==> flow/design.v <==
`timescale 1ns / 1ps
module WcaCicInterp
(
	input wire clock,
	input wire reset,
	input wire enable,
	input wire strobe_cic,
	input wire strobe_if,
	input wire [3:0] log2_rate,
	input  wire [15:0] data_in,
	output wire [15:0] data_out
);
reg [24+15:0] comb1;
reg [24+15:0] comb2;
reg [24+15:0] comb3;
reg [24+15:0] pipe1;
reg [24+15:0] pipe2;
reg [24+15:0] pipe3;
reg [24+15:0] integ1;  
reg [24+15:0] integ2;
reg [24+ 15:0] integ3;
always @(posedge clock)
	if(reset | ~enable)
		begin
			pipe1 <= 0;
			pipe2 <= 0;
			pipe3 <= 0;
			comb1 <= 0;
			comb2 <= 0;
			comb3 <= 0;	
		end
	else if (strobe_cic)
		begin
			comb1 <= data_in;
			pipe1 <= data_in - comb1;
			comb2 <= pipe1;
			pipe2 <= pipe1 - comb2;
			comb3 <= pipe2;
			pipe3 <= pipe2 - comb3;
		end
reg [15:0] data_store;
always @(posedge clock)
	if(reset | ~enable)
		begin
			integ1 <= 0;
			integ2 <= 0;
			integ3 <= 0;
		end
	else if (strobe_if)
		begin
			integ1 <= integ1 + pipe3; 
			integ2 <= integ2 + integ1; 
			integ3 <= integ3 + integ2; 
			case(log2_rate)
				4'h1:  data_store <= integ3[18:3];
				4'h2:  data_store <= integ3[21:6];
				4'h3:  data_store <= integ3[24:9];
				4'h4:  data_store <= integ3[27:12];
				4'h5:  data_store <= integ3[30:15];
				4'h6:  data_store <= integ3[33:18];
				4'h7:  data_store <= integ3[36:21];
				4'h8:  data_store <= integ3[39:24];
				default: data_store <= integ3[15:0];
			endcase
		end
assign data_out = data_store;
endmodule
`timescale 1 ns/100 ps
module WcaCordic12 (reset,ngreset,clock, strobeData, X0, Y0, A0, XN, YN, AN);
  parameter BIT_WIDTH   = 12;
  parameter ITERATIONS  = 12;
  parameter MODE        = 0;  
  input clock, reset, ngreset,strobeData;
  input signed  [BIT_WIDTH-1:0] X0, Y0, A0;
  output signed [BIT_WIDTH-1:0] XN, YN, AN;
  wire signed [BIT_WIDTH-1:0] x_w [ITERATIONS-1:1];
  wire signed [BIT_WIDTH-1:0] y_w [ITERATIONS-1:1];
  wire signed [BIT_WIDTH-1:0] a_w [ITERATIONS-1:1];
    localparam [143:0] arctanLUT = { 12'h0, 12'h1, 12'h1, 12'h3, 12'h5, 12'ha, 12'h14, 12'h29, 12'h51, 12'ha0, 12'h12e,  12'h200  };
    CordicCalc #(0,MODE,BIT_WIDTH) pcc_0(.reset(reset), .ngreset(ngreset), .clock(clock), .strobeData( strobeData),
               .X0(X0), .Y0(Y0), .A0(A0), .aRom(arctanLUT[BIT_WIDTH-1:0]),
               .XN(x_w[1]), .YN(y_w[1]), .AN(a_w[1])  );
    genvar i;
    generate for(i=1; i<ITERATIONS-1; i=i+1) begin: pcc_1
      CordicCalc #(i,MODE,BIT_WIDTH) pcc_1(.reset(reset), .ngreset(ngreset), .clock(clock), .strobeData( strobeData),
               .X0(x_w[i]), .Y0(y_w[i]), .A0(a_w[i]), .aRom(arctanLUT[(i+1)*BIT_WIDTH-1:i*BIT_WIDTH]),
               .XN(x_w[i+1]), .YN(y_w[i+1]), .AN(a_w[i+1])  );
    end
	endgenerate 
    CordicCalc #(ITERATIONS-1,MODE,BIT_WIDTH) pcc_2(.reset(reset),.ngreset(ngreset),.clock(clock), .strobeData( strobeData),
               .X0(x_w[ITERATIONS-1]), .Y0(y_w[ITERATIONS-1]), .A0(a_w[ITERATIONS-1]), 
               .aRom(arctanLUT[ITERATIONS*BIT_WIDTH-1:(ITERATIONS-1)*BIT_WIDTH]),
               .XN(XN), .YN(YN), .AN(AN)  );
endmodule
module CordicCalc(reset,ngreset,clock, strobeData, X0, Y0, A0, XN, YN, AN, aRom);
  parameter RSHIFT = 0;
  parameter MODE = 0;    
  parameter BIT_WIDTH = 12;
  input reset, ngreset, clock, strobeData;
  input  signed [BIT_WIDTH-1:0] X0, Y0, A0;
  input  signed [BIT_WIDTH-1:0] aRom;
  output signed [BIT_WIDTH-1:0] XN, YN, AN;
  wire d;
  reg signed [BIT_WIDTH-1:0] XN, YN, AN;
  assign d = (MODE==0)? A0[BIT_WIDTH-1] : ~Y0[BIT_WIDTH-1];  
  always @ (posedge clock) begin
      if(reset) begin
        AN <=  0;
        XN <=  0;
        YN <=  0;
      end
      else
        if (d & strobeData)    begin 
          AN <=  A0 + aRom; 
          XN <=  X0 + (Y0>>>RSHIFT);
          YN <=  Y0 - (X0>>>RSHIFT);
        end
        else if (strobeData)      begin 
          AN <=  A0 - aRom; 
          XN <=  X0 - (Y0>>>RSHIFT);
          YN <=  Y0 + (X0>>>RSHIFT);
        end       
  end   
endmodule
module WcaUpConverter
(
	input              	clock,
	input              	reset,
	input              	enable,
	input  	wire [7:0]  	cfg,				 
	input  	wire       		strobe_cic,   	 
	input  	wire [31:0] 	phase_cordic, 	 
	input		wire [3:0]  	log2_rate,
	input	  wire			strobe_if,
	input   wire	[31:0] iq_bb_in,
	output  reg		[23:0] iq_if_out
  );
  parameter MODE  =  4'hB; 		 
	wire  aclr = cfg[1];  
	wire [15:0] ihb_in = iq_bb_in[15:0];
	wire [15:0] qhb_in = iq_bb_in[31:16];
	wire [11:0] icor_in;
	wire [11:0] qcor_in;
	wire [23:0] cor_out;
	wire [15:0] icic_in;
	wire [15:0] qcic_in;
	wire hb_strobe_out;
	wire cic_strobe_out;
assign icic_in 		= ihb_in; 
assign qcic_in 		= qhb_in;
generate if( MODE & 3'h2)
  begin
  	wire [15:0] icic_out;
   wire [15:0] qcic_out;
   reg [15:0] icic_latch;
	reg [15:0] qcic_latch;
	WcaCicInterp cic_i (
	 .clock(clock), 
    .reset(reset | aclr), 
    .enable(enable), 
    .strobe_cic(strobe_cic), 
    .strobe_if(strobe_if), 
    .log2_rate(log2_rate), 
    .data_in(icic_in), 
    .data_out(icic_out)
    );
	WcaCicInterp cic_q (
    .clock(clock), 
    .reset(reset | aclr), 
    .enable(enable), 
    .strobe_cic(strobe_cic), 
    .strobe_if(strobe_if), 
    .log2_rate(log2_rate), 
    .data_in(qcic_in), 
    .data_out(qcic_out)
    );
	always @(posedge clock)
	begin
		if( strobe_if)
		 begin
			icic_latch<= icic_out;
			qcic_latch<= qcic_out;
		 end
	end	 
	wire bypassCic    	=  MODE[3] & cfg[3];
   assign icor_in 		= (bypassCic) ? icic_in[15:4] : icic_latch[15:4];
	assign qcor_in 		= (bypassCic) ? qcic_in[15:4] : qcic_latch[15:4] ;
	end
else 
 begin 
    assign icor_in 			= icic_in[15:4] ;
    assign qcor_in 			= qcic_in[15:4] ;
  end   
endgenerate
generate if( MODE & 3'h1)
  begin
  wire [11:0] icordicout_internal;
  wire [11:0] qcordicout_internal;
    reg [11:0] X0;
    reg [11:0] Y0;
    reg [11:0] A0;
    always @(posedge clock) 
     case({strobe_if, phase_cordic[31:30]})
       3'b101 :   
        begin            
            X0 <= -qcor_in;
            Y0 <= icor_in;
            A0 <= phase_cordic[31:20] - 12'h400;                    
        end
       3'b110 :  
        begin
            X0 <= qcor_in;
            Y0 <= -icor_in;
            A0 <= phase_cordic[31:20] + 12'h400;                    
        end
       3'b100:  
			begin
            X0 <= icor_in;
            Y0 <= qcor_in;
            A0 <= phase_cordic [31:20];
        end
       3'b111:  
			begin
            X0 <= icor_in;
            Y0 <= qcor_in;
            A0 <= phase_cordic [31:20];
        end
    endcase
    WcaCordic12  #(12,12,0) cordic
    ( 
       .ngreset(1'b1), .clock(clock),.reset(reset | aclr), .strobeData(strobe_if),
       .X0(X0), .Y0(Y0),.A0(A0),
       .XN(icordicout_internal), .YN(qcordicout_internal), .AN() 
    );	 
	wire bypassCordic    = MODE[3] & cfg[2];
	assign cor_out = (bypassCordic) ? {qcor_in, icor_in} : {qcordicout_internal, icordicout_internal};
  end
else  
  begin
    assign cor_out = {qcor_in, icor_in};
  end
endgenerate 
	always @(posedge clock)
	begin
		if( strobe_if)	iq_if_out <= cor_out;
	end
endmodule  
; ---- Tool chain data of WcaUpConverter
; Module WcaUpConverter before and after one edit of its RTL, step after step.
; "before" refers to lines of the RTL above, "after" to lines of the edited file.
; "delta": "after" minus "before" as printed here. "rel_change_pct": 100 x difference / "before".
; Operators carry their Yosys type and port widths (W data, S select, Z words).
; Cell names lack the library's common part.
; The mark n/a stands for no value.
[inputs]
top_module = WcaUpConverter
clock_port = clock
cell_library = sky130hd
corner = tt_025C_1v80

; ---- Diff
; The edit as a unified diff against the file above.
; The edit is scripted: it alters the design's behaviour and was not made to optimise anything.
; begin of diff
@@ -155,4 +155,5 @@
    reg [15:0] icic_latch;
 	reg [15:0] qcic_latch;
+	wire [15:0] icic_out_a, icic_out_b;
 	WcaCicInterp cic_i (
 	 .clock(clock), 
@@ -163,6 +164,10 @@
     .log2_rate(log2_rate), 
     .data_in(icic_in), 
-    .data_out(icic_out)
+    .data_out(icic_out_a)
     );
+	WcaCicInterp cic_i_alt (.clock(clock), .reset(reset | aclr), .enable(enable),
+	    .strobe_cic(strobe_cic), .strobe_if(strobe_if), .log2_rate(~log2_rate), .data_in(icic_in),
+	    .data_out(icic_out_b));
+	assign icic_out = icic_out_a ^ icic_out_b;
 	WcaCicInterp cic_q (
     .clock(clock), 
; end of diff

; ---- Elaborated design
; Yosys after proc, flatten, opt, wreduce and memory -nomap, before mapping. Print and check cells are not counted. Equal cells are merged and count once.
[bits]
columns = element, before, after, delta, rel_change_pct
row1 = out_inout_bits, 24, 24, 0, 0.00
row2 = inputBits, 81, 81, 0, 0.00
row3 = reg_bits, 1216, 1352, 136, 11.18
[op_classes]
columns = element, before, after, delta, rel_change_pct
row1 = n_addsub, 85, 88, 3, 3.53
row2 = n_logic, 16, 18, 2, 12.50
row3 = n_reduce_logical, 15, 15, 0, 0.00
row4 = equal, 12, 20, 8, 66.67
row5 = n_mux, 78, 79, 1, 1.28
[op_table]
columns = cell, before, after, delta, rel_change_pct
row1 = $eq A4 B3 Y1 const B, 4, 8, 4, 100.00
row2 = $add A40 B40 Y40, 6, 9, 3, 50.00
row3 = $eq A4 B2 Y1 const B, 2, 4, 2, 100.00
row4 = $pmux W16 S8, 2, 3, 1, 50.00
row5 = $eq A4 B1 Y1 const B, 1, 2, 1, 100.00
row6 = $eq A4 B4 Y1 const B, 1, 2, 1, 100.00
row7 = $not A4 Y4, 0, 1, 1, n/a
row8 = $xor A16 B16 Y16, 0, 1, 1, n/a
row9 = $mux W12, 72, 72, 0, 0.00
row10 = $and A1 B1 Y1, 12, 12, 0, 0.00
row11 = $reduce_bool A2 Y1, 12, 12, 0, 0.00
row12 = $eq A3 B3 Y1 const B, 4, 4, 0, 0.00
row13 = $sub A40 B40 Y40, 4, 4, 0, 0.00
row14 = $pmux W12 S3, 3, 3, 0, 0.00
row15 = $add A12 B1 Y12, 2, 2, 0, 0.00
row16 = $add A12 B10 Y12, 2, 2, 0, 0.00
row17 = $add A12 B11 Y12, 2, 2, 0, 0.00
row18 = $add A12 B11 Y12 const B, 2, 2, 0, 0.00
row19 = $add A12 B2 Y12, 2, 2, 0, 0.00
row20 = $add A12 B2 Y12 const B, 2, 2, 0, 0.00
row21 = $add A12 B3 Y12, 2, 2, 0, 0.00
row22 = $add A12 B4 Y12, 2, 2, 0, 0.00
row23 = $add A12 B5 Y12, 2, 2, 0, 0.00
row24 = $add A12 B6 Y12, 2, 2, 0, 0.00
row25 = $add A12 B7 Y12, 2, 2, 0, 0.00
row26 = $add A12 B8 Y12, 2, 2, 0, 0.00
row27 = $add A12 B9 Y12, 2, 2, 0, 0.00
row28 = $neg A12 Y12, 2, 2, 0, 0.00
; The list need not be complete.

; ---- Logic depth
; Yosys ltp: most cells in a row. Word level: on the elaborated netlist, between registers, memories and ports. Mapped: between sequential cells and ports; inverters and the memories' decode and read muxes count.
[depth]
columns = element, before, after, delta, rel_change_pct
row1 = depth_word, 4, 4, 0, 0.00
row2 = ABC_AREA, 0, 0, n/a, n/a
row3 = depth_mapped, 19, 19, 0, 0.00

; ---- After synthesis
; Source: synth_stat.txt of the flow (Yosys; design flattened, memories mapped). It holds for the ABC_AREA given above (unset counts as 0); a run with the other value may have another netlist.
[by_type]
columns = cell_type, before, after, delta, rel_change_pct
row1 = nor2_1, 1240, 1539, 299, 24.11
row2 = a21oi_1, 790, 958, 168, 21.27
row3 = dfxtp_1, 988, 1108, 120, 12.15
row4 = ha_1, 793, 908, 115, 14.50
row5 = o21ai_0, 555, 447, -108, -19.46
row6 = xnor2_1, 454, 537, 83, 18.28
row7 = mux2i_1, 527, 606, 79, 14.99
row8 = a21o_1, 297, 370, 73, 24.58
row9 = inv_1, 534, 575, 41, 7.68
row10 = o21bai_1, 137, 175, 38, 27.74
row11 = nor3_1, 131, 168, 37, 28.24
row12 = nand4_1, 59, 93, 34, 57.63
row13 = a22oi_1, 51, 82, 31, 60.78
row14 = clkbuf_1, 338, 364, 26, 7.69
row15 = o21a_1, 55, 79, 24, 43.64
row16 = a221oi_1, 23, 47, 24, 104.35
row17 = a211oi_1, 126, 149, 23, 18.25
row18 = buf_1, 34, 53, 19, 55.88
; The list need not be complete.
[synth_totals]
columns = element, before, after, delta, rel_change_pct
row1 = flip_flops, 1096, 1228, 132, 12.04
row2 = sequential_area_um2, 23022.1, 25784.7, 2762.6, 12.00
row3 = n_buf, 390, 433, 43, 11.03
row4 = stdcells, 9061, 10370, 1309, 14.45
row5 = yosys_area_um2, 75108.3, 86065.0, 10956.7, 14.59
; The figures by module come from a second, unflattened synthesis with its own total; it is not the netlist above.
[unflattened]
columns = element, before, after, delta, rel_change_pct
row1 = cells_unflattened, 10017, 13111, 3094, 30.89
row2 = area_unflattened_um2, 84353.4, 107807.1, 23453.7, 27.80
; Each row is one instance without its submodules.
[by_module_before]
columns = mod, instances, mod_area_um2, n_cells, seq_area_um2
row1 = WcaCicInterp, 2, 20359.5, 2422, 6286.0
row2 = WcaUpConverter, 1, 4292.9, 342, 2522.4
row3 = CordicCalc, 1, 3682.3, 461, 700.7
row4 = CordicCalc, 1, 3673.5, 458, 720.7
row5 = CordicCalc, 1, 3430.8, 418, 720.7
row6 = CordicCalc, 1, 3362.0, 410, 720.7
row7 = CordicCalc, 1, 3339.5, 413, 720.7
row8 = CordicCalc, 1, 3246.9, 406, 720.7
row9 = CordicCalc, 1, 3239.4, 402, 720.7
row10 = CordicCalc, 1, 3238.1, 387, 720.7
row11 = CordicCalc, 1, 3133.0, 389, 720.7
row12 = CordicCalc, 1, 3116.7, 381, 720.7
row13 = CordicCalc, 1, 3070.4, 367, 720.7
row14 = CordicCalc, 1, 2801.4, 337, 720.7
row15 = WcaCordic12, 1, 7.5, 2, 0.0
[by_module_after]
columns = mod, instances, mod_area_um2, n_cells, seq_area_um2
row1 = WcaCicInterp, 3, 21319.2, 2635, 6286.0
row2 = WcaUpConverter, 1, 4433.0, 359, 2522.4
row3 = CordicCalc, 1, 3682.3, 461, 700.7
row4 = CordicCalc, 1, 3673.5, 458, 720.7
row5 = CordicCalc, 1, 3430.8, 418, 720.7
row6 = CordicCalc, 1, 3339.5, 413, 720.7
row7 = CordicCalc, 1, 3293.2, 401, 720.7
row8 = CordicCalc, 1, 3246.9, 406, 720.7
row9 = CordicCalc, 1, 3239.4, 402, 720.7
row10 = CordicCalc, 1, 3238.1, 387, 720.7
row11 = CordicCalc, 1, 3133.0, 389, 720.7
row12 = CordicCalc, 1, 3116.7, 381, 720.7
row13 = CordicCalc, 1, 3070.4, 367, 720.7
row14 = CordicCalc, 1, 2945.3, 362, 720.7
row15 = WcaCordic12, 1, 7.5, 2, 0.0

; ---- Path before layout
; Path of least setup slack by OpenSTA after synthesis, without wires, with an ideal clock, recovery checks aside; 20% of the period is set as input and as output delay. Where synthesis merged equal registers, the netlist keeps one of their names.
[synth_timing]
columns = element, before, after, delta, rel_change_pct
row1 = kind, input-to-reg, input-to-reg, n/a, n/a
row2 = from, in strobe_if, in strobe_if, n/a, n/a
row3 = to, reg genblk2.cordic.pcc_1[10].pcc_1.XN[11], reg genblk2.cordic.pcc_1[10].pcc_1.YN[11], n/a, n/a
row4 = arrival_ns, 5.154, 5.099, -0.055, -1.07
row5 = required_ns, 7.872, 7.914, 0.042, 0.53
row6 = delay_ns, 3.682, 3.585, -0.097, -2.63
row7 = period_ns, 8.0, 8.0, 0.0, 0.00
row8 = setup_time_ns, 0.128, 0.086, -0.042, n/a
row9 = n_path_buf, 2, 2, 0, 0.00
row10 = setup_slack_ns, 2.719, 2.815, 0.096, n/a
row11 = stages, 15, 15, 0, 0.00
row12 = input_delay_ns, 1.600, 1.600, 0.000, 0.00
row13 = synth_period_reached_ns, 5.281, 5.185, -0.096, -1.82
; "delay_ns" is the arrival time less input delay plus setup time.
; "stages": output pins that drive a net of the path, with the launching flip-flop's if there is one; two outputs of one cell count as two.
; "synth_period_reached_ns" is the clock period less the worst setup slack; recovery checks do not enter. This is arithmetic on one report: input and output delays are still those of the set period (20% each).
; The rows between start and end are the longest chain of elaborated cells between them; the timing report does not say that the signal goes this way. Where chains are equally long, one stands for them.
; A line is the first line of the expression or statement that the cell stems from. Yosys adds cells for indexed reads and writes and turns some case tables into memories.
; A register here has more assigning lines than the two given.
[synth_via_before]
path_cell_list = clkbuf_1 > clkbuf_1 > nand2_1 > o21ai_0 > ha_1 > a21oi_1 > o21bai_1 > a21oi_1 > o21bai_1 > a21oi_1 > o21ai_0 > o41ai_1 > xnor3_1 > mux2i_1 > nor2_1
elab_chain_cells = 2
cone_cells = 4
lines_between = 2
[synth_rtl_before]
columns = element, line_no
row1 = from (decl), 134  ; input wire strobe_if,
row2 = $mux W12, 118  ; else if (strobeData)      begin
row3 = $mux W12, 113  ; if (d & strobeData)    begin
row4 = to (assign), 115  ; XN <=  X0 + (Y0>>>RSHIFT);
row5 = to (assign), 120  ; XN <=  X0 - (Y0>>>RSHIFT);
row6 = to (decl), 102  ; output signed [BIT_WIDTH-1:0] XN, YN, AN;
[synth_via_after]
path_cell_list = clkbuf_1 > clkbuf_1 > nand2_1 > mux2i_1 > ha_1 > o21ai_0 > a21boi_0 > o21ai_0 > a21boi_0 > o21ai_0 > a21boi_0 > o21a_1 > o41a_1 > xnor2_1 > a211oi_1
elab_chain_cells = 2
cone_cells = 4
lines_between = 2
[synth_rtl_after]
columns = element, line_no
row1 = from (decl), 134  ; input wire strobe_if,
row2 = $mux W12, 118  ; else if (strobeData)      begin
row3 = $mux W12, 113  ; if (d & strobeData)    begin
row4 = to (assign), 116  ; YN <=  Y0 - (X0>>>RSHIFT);
row5 = to (assign), 121  ; YN <=  Y0 + (X0>>>RSHIFT);
row6 = to (decl), 102  ; output signed [BIT_WIDTH-1:0] XN, YN, AN;

; ---- Worst path after layout
; From the final timing report of the runs of set A: the path of least setup slack in the routed layout; clock arrival at registers is part of the times.
[layout_timing]
columns = element, before, after, delta, rel_change_pct
row1 = kind, input-to-reg, reg-to-reg, n/a, n/a
row2 = from, in strobe_if, reg genblk1.cic_i_alt.pipe2[0], n/a, n/a
row3 = to, reg genblk2.cordic.pcc_1[10].pcc_1.XN[11], reg genblk1.cic_i_alt.pipe3[38], n/a, n/a
row4 = setup_time_ns, 0.14, 0.12, -0.02, n/a
row5 = arrival_ns, 4.80, 4.86, 0.06, 1.25
row6 = input_delay_ns, 1.06, n/a, n/a, n/a
row7 = required_ns, 5.94, 5.97, 0.03, 0.51
row8 = stages, 14, 15, 1, 7.14
row9 = period_ns, 5.3, 5.3, 0.0, 0.00
row10 = n_path_buf, 1, 0, -1, -100.00
row11 = setup_slack_ns, 1.14, 1.11, -0.03, n/a
; The rows between start and end are the longest chain of elaborated cells between them; the timing report does not say that the signal goes this way. Where chains are equally long, one stands for them.
; A register here has more assigning lines than the two given.
[layout_via_before]
path_cell_list = buf_8 > nand2_1 > o21ai_0 > ha_1 > a21oi_1 > o21bai_1 > a21oi_1 > o21bai_1 > a21oi_1 > o21ai_0 > o41ai_1 > xnor3_1 > mux2i_1 > nor2_1
elab_chain_cells = 2
cone_cells = 4
lines_between = 2
[layout_rtl_before]
columns = element, line_no
row1 = from (decl), 134  ; input wire strobe_if,
row2 = $mux W12, 118  ; else if (strobeData)      begin
row3 = $mux W12, 113  ; if (d & strobeData)    begin
row4 = to (assign), 115  ; XN <=  X0 + (Y0>>>RSHIFT);
row5 = to (assign), 120  ; XN <=  X0 - (Y0>>>RSHIFT);
row6 = to (decl), 102  ; output signed [BIT_WIDTH-1:0] XN, YN, AN;
[layout_via_after]
path_cell_list = dfxtp_1 > inv_1 > ha_1 > fa_1 > nor2b_1 > o21ai_0 > a21boi_0 > o31ai_1 > a211oi_1 > o21ai_0 > o211ai_1 > a41oi_1 > a41oi_1 > mux2i_1 > o21ai_0
elab_chain_cells = 1
cone_cells = 1
lines_between = 1
[layout_rtl_after]
columns = element, line_no
row1 = from (decl), 17  ; reg [24+15:0] pipe2;
row2 = from (assign), 26  ; pipe2 <= 0;
row3 = from (assign), 37  ; pipe2 <= pipe1 - comb2;
row4 = $sub A40 B40 Y40, 39  ; pipe3 <= pipe2 - comb3;
row5 = to (assign), 27  ; pipe3 <= 0;
row6 = to (assign), 39
row7 = to (decl), 18  ; reg [24+15:0] pipe3;

; ---- Layout results
; Both versions went through the flow (Yosys, OpenROAD) with the same settings in each pair. Constraints: input delay and output delay 20% of the set period each, output load 0.01 pF.
[settings_set_A]
CORE_UTILIZATION = 40
period_ns = 5.3
CAP_MARGIN = 20
CORE_MARGIN = 2
SLEW_MARGIN = 20
[results_set_A]
columns = element, before, after, delta, rel_change_pct
row1 = achieved_clock_period_ns, 4.162, 4.194, 0.032, 0.77
row2 = hold_worst_slack_ns, 0.418, 0.418, 0.000, n/a
row3 = dieArea_um2, 191253.0, 218888.0, 27635.0, 14.45
row4 = layout_utilization_pct, 44.4, 44.4, 0.0, n/a
row5 = final_cell_area_um2, 83040.9, 95146.3, 12105.4, 14.58
row6 = synth_chip_area_um2, 75108.3, 86065.0, 10956.7, 14.59
row7 = design_power_w, 0.030997, 0.03435, 0.003353, 10.82
row8 = tns_setup_ns, 0.000, 0.000, 0.000, n/a
row9 = fin_ws_ns, 1.138, 1.106, -0.032, n/a
[settings_set_B]
CORE_UTILIZATION = 24
CTS_CLUSTER_DIAMETER = 154
CTS_CLUSTER_SIZE = 40
GPL_TIMING_DRIVEN = 1
MIN_ROUTING_LAYER = met1
PLACE_DENSITY = 0.79
period_ns = 3.54
CAP_MARGIN = 20
CORE_MARGIN = 2
SLEW_MARGIN = 20
[results_set_B]
columns = element, before, after, delta, rel_change_pct
row1 = achieved_clock_period_ns, 3.379, 3.429, 0.050, 1.48
row2 = hold_worst_slack_ns, 0.348, 0.437, 0.089, n/a
row3 = dieArea_um2, 317442.0, 363410.0, 45968.0, 14.48
row4 = layout_utilization_pct, 27.2, 27.5, 0.3, n/a
row5 = final_cell_area_um2, 84907.7, 97882.6, 12974.9, 15.28
row6 = synth_chip_area_um2, 75108.3, 86065.0, 10956.7, 14.59
row7 = design_power_w, 0.040901, 0.044556, 0.003655, 8.94
row8 = tns_setup_ns, 0.000, 0.000, 0.000, n/a
row9 = fin_ws_ns, 0.161, 0.111, -0.050, n/a
; "achieved_clock_period_ns" means the clock period less the worst setup slack. The figure is calculated, with input and output delays left at 20% of the set period.
; "design_power_w": no workload was simulated; the value follows from the tool's default switching activity.
